==> flow/design.v <==
module gcd (
    input  logic        clk_i,
    input  logic        rst_i,
    input  logic        start_i,
    input  logic [31:0] a_i,
    input  logic [31:0] b_i,
    output logic        busy_o,
    output logic        valid_o,
    output logic [31:0] result_o
);
    logic [31:0] a, a_nxt;
    logic [31:0] b, b_nxt;
    logic [5:0]  k, k_nxt;           
    logic [31:0] result, result_nxt;
    typedef enum logic [3:0] {
        IDLE       = 4'b0000,
        LOAD       = 4'b0001,
        CHK_ZERO   = 4'b0010,
        FACTOR2    = 4'b0011,
        STRIP_A    = 4'b0100,
        STRIP_B    = 4'b0101,
        CMP        = 4'b0110,
        SUB        = 4'b0111,
        DONE       = 4'b1000
    } state_t;
    state_t state, state_nxt;
    logic a_is_zero, b_is_zero;
    logic both_even, a_even, b_even;
    logic a_gt_b;
    logic b_will_be_zero;           
    assign a_is_zero = (a == 0);
    assign b_is_zero = (b == 0);
    assign both_even = (a[0] == 0) && (b[0] == 0);
    assign a_even    = (a[0] == 0);
    assign b_even    = (b[0] == 0);
    assign a_gt_b    = (a > b);
    logic load_inputs, inc_k, shift_a, shift_b, swap, set_res;
    always_comb begin
        state_nxt   = state;
        load_inputs = 1'b0;
        inc_k       = 1'b0;
        shift_a     = 1'b0;
        shift_b     = 1'b0;
        swap        = 1'b0;
        set_res     = 1'b0;
        a_nxt      = a;
        b_nxt      = b;
        k_nxt      = k;
        result_nxt = result;
        b_will_be_zero = 1'b0;
        case (state)
            IDLE: begin
                if (start_i) begin
                    load_inputs = 1'b1;           
                    state_nxt   = LOAD;
                end
            end
            LOAD: begin
                a_nxt = a_i;                      
                b_nxt = b_i;
                k_nxt = 6'd0;                     
                state_nxt = CHK_ZERO;
            end
            CHK_ZERO: begin
                if (a_is_zero && b_is_zero) begin
                    set_res     = 1'b1;
                    result_nxt  = 32'd0;
                    state_nxt   = DONE;
                end else if (a_is_zero) begin
                    set_res     = 1'b1;
                    result_nxt  = b;
                    state_nxt   = DONE;
                end else if (b_is_zero) begin
                    set_res     = 1'b1;
                    result_nxt  = a;
                    state_nxt   = DONE;
                end else begin
                    state_nxt = FACTOR2;
                end
            end
            FACTOR2: begin
                if (both_even) begin
                    shift_a = 1'b1;
                    shift_b = 1'b1;
                    inc_k   = 1'b1;
                    a_nxt = a >> 1;
                    b_nxt = b >> 1;
                    k_nxt = k + 1'b1;
                    state_nxt = FACTOR2;           
                end else begin
                    state_nxt = STRIP_A;
                end
            end
            STRIP_A: begin
                if (a_even) begin
                    shift_a = 1'b1;
                    a_nxt   = a >> 1;
                    state_nxt = STRIP_A;
                end else begin
                    state_nxt = STRIP_B;
                end
            end
            STRIP_B: begin
                if (b_even) begin
                    shift_b = 1'b1;
                    b_nxt   = b >> 1;
                    state_nxt = STRIP_B;
                end else begin
                    state_nxt = CMP;
                end
            end
            CMP: begin
                if (a_gt_b) begin
                    swap  = 1'b1;
                    a_nxt = b;
                    b_nxt = a;
                end
                state_nxt = SUB;
            end
            SUB: begin
                b_nxt = b - a;                      
                b_will_be_zero = (b_nxt == 0);
                if (b_will_be_zero) begin
                    set_res     = 1'b1;
                    result_nxt  = a << k;         
                    state_nxt   = DONE;
                end else begin
                    state_nxt = STRIP_B;
                end
            end
            DONE: begin
                state_nxt = IDLE;                  
            end
            default: state_nxt = IDLE;            
        endcase
    end
    always_ff @(posedge clk_i or posedge rst_i) begin
        if (rst_i) begin
            a      <= 32'd0;
            b      <= 32'd0;
            k      <= 6'd0;
            result <= 32'd0;
        end else begin
            a      <= a_nxt;
            b      <= b_nxt;
            k      <= k_nxt;
            result <= result_nxt;
        end
    end
    always_ff @(posedge clk_i or posedge rst_i) begin
        if (rst_i)
            state <= IDLE;
        else
            state <= state_nxt;
    end
    always_ff @(posedge clk_i or posedge rst_i) begin
        if (rst_i) begin
            busy_o   <= 1'b0;
            valid_o  <= 1'b0;
            result_o <= 32'd0;
        end else begin
            busy_o   <= (state != IDLE) && (state != DONE);
            valid_o  <= set_res;                
            result_o <= result_nxt;
        end
    end
endmodule
From RTL to reports: gcd
The steps from the RTL of gcd to its reports follow in flow order.
Lines are those of the file above, counted from 1.
Library cell names are shortened.
{"block": "design", "top": "gcd", "clock": "clk_i", "library": "sky130hd", "corner": "tt_025C_1v80"}

Word-level counts
Yosys after proc, flatten, opt, wreduce and memory -nomap, before mapping. Memory bits, and registers merged into a memory's read port (data or address), are not among the register bits. Print and check cells are not counted. Equal cells are merged and count once.
{"block": "classes", "addsub": 2, "compare": 1, "n_eq": 15, "shift": 1, "n_reduce_logical": 18, "mux": 29, "logic": 2}
{"block": "op_table", "operator": "two-way mux 32 bit", "n": 10}
{"block": "op_table", "operator": "parallel mux 32 bit (select 5 bit)", "n": 1}
{"block": "op_table", "operator": "parallel mux 32 bit (select 4 bit)", "n": 1}
{"block": "op_table", "operator": "logical NOT 32 bit", "n": 3}
{"block": "op_table", "operator": "parallel mux 32 bit (select 2 bit)", "n": 1}
{"block": "op_table", "operator": "subtractor 32 bit", "n": 1}
{"block": "op_table", "operator": "> comparator 32 bit", "n": 1}
{"block": "op_table", "operator": "<< shifter 32 x 6 -> 32 bit", "n": 1}
{"block": "op_table", "operator": "parallel mux 4 bit (select 8 bit)", "n": 1}
{"block": "op_table", "operator": "two-way mux 4 bit", "n": 5}
{"block": "op_table", "operator": "equality test 4 x 3 -> 1 bit with constant B", "n": 4}
{"block": "op_table", "operator": "!= test 2 bit with constant B", "n": 6}
{"block": "op_table", "operator": "parallel mux 6 bit (select 2 bit)", "n": 1}
{"block": "op_table", "operator": "AND reduction 3 bit", "n": 3}
{"block": "op_table", "operator": "equality test 4 x 2 -> 1 bit with constant B", "n": 2}
{"block": "op_table", "operator": "!= test 4 bit with constant B", "n": 2}
{"block": "op_table", "operator": "AND reduction 4 bit", "n": 2}
{"block": "op_table", "operator": "nonzero test 4 bit", "n": 2}
{"block": "op_table", "operator": "adder 6 x 1 -> 6 bit with constant B", "n": 1}
{"block": "op_table", "operator": "two-way mux 6 bit", "n": 1}
{"block": "op_table", "operator": "nonzero test 5 bit", "n": 1}
{"block": "op_table", "operator": "two-way mux 1 bit", "n": 5}
{"block": "op_table", "operator": "nonzero test 2 bit", "n": 2}
{"block": "op_table", "operator": "equality test 4 x 1 -> 1 bit with constant B", "n": 1}
{"block": "op_table", "operator": "logical NOT 4 bit", "n": 1}
{"block": "op_table", "operator": "logical AND 1 bit", "n": 3}
{"block": "op_table", "operator": "two-way mux 3 bit", "n": 1}
{"block": "op_table", "operator": "NOT 1 bit", "n": 2}
Not listed: further kinds 3, cells in them 3.
{"block": "bits", "ff_bits": 108, "out_inout_bits": 34, "elab_cells": 77}

Depth
Depth = most cells in a row (Yosys ltp): at word level without a register or memory, in the mapped netlist without a sequential cell, where the memories' decode and read muxes count.
{"block": "depth", "word_depth": 5, "ABC_AREA": 1, "ltp_mapped": 23, "mapped_depth_nobuf": 21}

After synthesis
The flow's flattened synthesis, as Yosys stat reports it; memories are mapped. The netlist is that of the ABC_AREA named above (0 if unset); the other value can give another one.
The area totals of this step are shown rounded.
{"block": "types", "type": "dfrtp_1", "n": 108}
{"block": "types", "type": "nand2_1", "n": 586}
{"block": "types", "type": "inv_1", "n": 227}
{"block": "types", "type": "o21ai_0", "n": 141}
{"block": "types", "type": "o211ai_1", "n": 84}
{"block": "types", "type": "ha_1", "n": 35}
{"block": "types", "type": "nand3_1", "n": 72}
{"block": "types", "type": "nor2_1", "n": 87}
{"block": "types", "type": "a21oi_1", "n": 48}
{"block": "types", "type": "o221ai_1", "n": 26}
{"block": "types", "type": "clkbuf_1", "n": 59}
{"block": "types", "type": "o2111ai_1", "n": 16}
{"block": "types", "type": "o22ai_1", "n": 21}
{"block": "types", "type": "nor4_1", "n": 17}
{"block": "types", "type": "mux2i_1", "n": 10}
{"block": "types", "type": "nand4_1", "n": 16}
{"block": "types", "type": "nor2_2", "n": 16}
{"block": "types", "type": "o21ai_1", "n": 17}
Not listed: further types 30, cells in them 90.
{"block": "synth_totals", "flip_flops": 108, "mapped_area_um2": 10000, "seq_area_um2": 2700, "mapped_cells": 1676}

Worst setup path after synthesis
Source: OpenSTA report_checks on the synthesized netlist (no wires, ideal clock, input and output delay 20% of the period each), path of least setup slack; recovery checks are left aside. Register names are those of the netlist, which keeps one name where synthesis merged equal registers.
{"block": "synth_timing", "path_kind": "reg2reg", "from": "reg b[0]", "to": "reg result[10]", "delay_ns": 2.634, "t_required_ns": 5.883, "path_slack_ns": 3.366, "arrival_ns": 2.517, "path_stages": 20, "path_buffers": 1, "clock_period_ns": 6.0, "launch_ns": 0.000, "period_less_setup_slack_ns": 2.634}
"delay_ns" = arrival - input delay + setup time.
"path_stages" counts driving pins, that of a launching flip-flop among them; a cell with two outputs on the path counts twice.
"period_less_setup_slack_ns" is the clock period less the worst setup slack; recovery checks do not enter. This is arithmetic on one report: input and output delays are still those of the set period (20% each).
Between the ends stands the longest chain of elaborated cells between them, by number of cells; it is not shown to be the way that was timed. Of several equally long chains one is given.
A line is the first line of the expression or statement that the cell stems from. Yosys adds cells for indexed reads and writes and turns some case tables into memories.
{"block": "synth_between", "path_cell_list": "dfrtp_1 inv_1 ha_1 inv_1 fa_1 nand3_1 nand3_1 nand2_1 nand2_1 nand3_1 nand2_1 nand2_1 nand2_1 nor2_1 nand2_1 nor2_2 nand4_4 buf_2 nand3_1 nand2_1", "elab_chain_len": 5, "cells_between": 12, "cone_lines": 8}
{"block": "synth_rtl", "item": "start, declared", "line_no": 12, "text": "logic [31:0] b, b_nxt;"}
{"block": "synth_rtl", "item": "start, assigned", "line_no": 140, "text": "b      <= 32'd0;"}
{"block": "synth_rtl", "item": "start, assigned", "line_no": 145, "text": "b      <= b_nxt;"}
{"block": "synth_rtl", "item": "logical NOT 32 bit", "line_no": 32, "text": "assign b_is_zero = (b == 0);"}
{"block": "synth_rtl", "item": "two-way mux 32 bit", "line_no": 73, "text": "end else if (b_is_zero) begin"}
{"block": "synth_rtl", "item": "two-way mux 32 bit", "line_no": 69, "text": "end else if (a_is_zero) begin"}
{"block": "synth_rtl", "item": "two-way mux 32 bit", "line_no": 65, "text": "if (a_is_zero && b_is_zero) begin"}
{"block": "synth_rtl", "item": "parallel mux 32 bit (select 2 bit)", "line_no": 51, "text": "case (state)"}
{"block": "synth_rtl", "item": "end, assigned", "line_no": 142, "text": "result <= 32'd0;"}
{"block": "synth_rtl", "item": "end, assigned", "line_no": 147, "text": "result <= result_nxt;"}
{"block": "synth_rtl", "item": "end, declared", "line_no": 14, "text": "logic [31:0] result, result_nxt;"}

Timing after layout
From the final timing report of flow run A: the path of least setup slack in the routed layout; clock arrival at registers is part of the times.
{"block": "layout_timing", "path_kind": "reg2reg", "from": "reg a[10]", "to": "reg result[31]", "arrival_ns": 3.51, "path_buffers": 3, "launch_ns": 0.37, "path_stages": 23, "t_required_ns": 3.27, "clock_period_ns": 2.97, "path_slack_ns": -0.24}
Between the ends stands the longest chain of elaborated cells between them, by number of cells; it is not shown to be the way that was timed. Of several equally long chains one is given.
{"block": "layout_between", "path_cell_list": "dfrtp_1 inv_2 ha_4 buf_4 nand2_4 inv_1 nand2_1 nand2_1 inv_2 nand2_1 nand2_1 nand3_1 nand2_1 nand2_2 nor2_2 nand2_1 nor2_4 nand4_4 buf_6 nand2_8 clkbuf_16 nand2_2 nand2_1", "elab_chain_len": 4, "cells_between": 12, "cone_lines": 8}
{"block": "layout_rtl", "item": "start, declared", "line_no": 11, "text": "logic [31:0] a, a_nxt;"}
{"block": "layout_rtl", "item": "start, assigned", "line_no": 139, "text": "a      <= 32'd0;"}
{"block": "layout_rtl", "item": "start, assigned", "line_no": 144, "text": "a      <= a_nxt;"}
{"block": "layout_rtl", "item": "subtractor 32 bit", "line_no": 121, "text": "b_nxt = b - a;"}
{"block": "layout_rtl", "item": "logical NOT 32 bit", "line_no": 122, "text": "b_will_be_zero = (b_nxt == 0);"}
{"block": "layout_rtl", "item": "two-way mux 32 bit", "line_no": 123, "text": "if (b_will_be_zero) begin"}
{"block": "layout_rtl", "item": "parallel mux 32 bit (select 2 bit)", "line_no": 51, "text": "case (state)"}
{"block": "layout_rtl", "item": "end, assigned", "line_no": 142, "text": "result <= 32'd0;"}
{"block": "layout_rtl", "item": "end, assigned", "line_no": 147, "text": "result <= result_nxt;"}
{"block": "layout_rtl", "item": "end, declared", "line_no": 14, "text": "logic [31:0] result, result_nxt;"}

Lab notebook: gcd

Module gcd, platform sky130hd: 3 stored runs of the flow (Yosys, OpenROAD) with differing settings, in no particular order. Input and output delays are each 20% of the period that was set; the output load is 0.01 pF.
By "clock_period_reached_ns" is meant the clock period of the run minus its worst setup slack. This is arithmetic on one report: input and output delays are still those of the set period (20% each).
By "timing.worst_path_ns" is meant the share of the clock period that the worst setup path is allowed (20% is reserved at inputs, 20% at outputs), minus its slack. Clock arrival times at its registers enter into it.
The results are shown rounded.

{"run": "flow run A", "settings": { "ABC_AREA": 1, "CAP_MARGIN": 35, "CELL_PAD_IN_SITES_DETAIL_PLACEMENT": 2, "CELL_PAD_IN_SITES_GLOBAL_PLACEMENT": 2, "CORE_MARGIN": 8, "CORE_UTILIZATION": 32, "CTS_CLUSTER_SIZE": 76, "MIN_ROUTING_LAYER": "met1", "PLACE_DENSITY_LB_ADDON": 0.01, "SLEW_MARGIN": 10, "TNS_END_PERCENT": 60, "period_ns": 2.97 }, "results": { "die_um2": 38000, "clock_period_reached_ns": 3.211, "utilization_frac": 0.46, "timing.worst_path_ns": 3.21, "worst_setup_path_type": "reg2reg", "yosys_chip_area_um2": 10000, "fin_ws_ns": -0.24, "ws_hold_ns": 0.50, "setup_tns_ns": -8.3, "stdcell_area_um2": 14000 }}
{"run": "flow run B", "settings": { "CAP_MARGIN": 10, "CELL_PAD_IN_SITES_DETAIL_PLACEMENT": 1, "SETUP_SLACK_MARGIN": 1.22, "TNS_END_PERCENT": 45, "period_ns": 5.26, "CORE_MARGIN": 2, "CORE_UTILIZATION": 40, "SLEW_MARGIN": 20 }, "results": { "utilization_frac": 0.5, "die_um2": 25000, "yosys_chip_area_um2": 9600, "setup_tns_ns": 0.000, "ws_hold_ns": 0.51, "clock_period_reached_ns": 4.141, "fin_ws_ns": 1.1, "timing.worst_path_ns": 4.14, "worst_setup_path_type": "reg2reg", "stdcell_area_um2": 12000 }}
{"run": "flow run C", "settings": { "ABC_AREA": 0, "CAP_MARGIN": 30, "CELL_PAD_IN_SITES_DETAIL_PLACEMENT": 2, "CELL_PAD_IN_SITES_GLOBAL_PLACEMENT": 2, "CORE_ASPECT_RATIO": 1.06, "CORE_MARGIN": 8, "CORE_UTILIZATION": 33, "CTS_CLUSTER_SIZE": 76, "GPL_ROUTABILITY_DRIVEN": 0, "GPL_TIMING_DRIVEN": 0, "MAX_ROUTING_LAYER": "met5", "MIN_ROUTING_LAYER": "met1", "PLACE_DENSITY_LB_ADDON": 0.01, "SLEW_MARGIN": 10, "TNS_END_PERCENT": 5, "period_ns": 2.89 }, "results": { "utilization_frac": 0.43, "fin_ws_ns": -1.6, "yosys_chip_area_um2": 9600, "die_um2": 35000, "ws_hold_ns": 0.51, "clock_period_reached_ns": 4.456, "setup_tns_ns": -110, "timing.worst_path_ns": 4.46, "worst_setup_path_type": "reg2reg", "stdcell_area_um2": 12000 }}
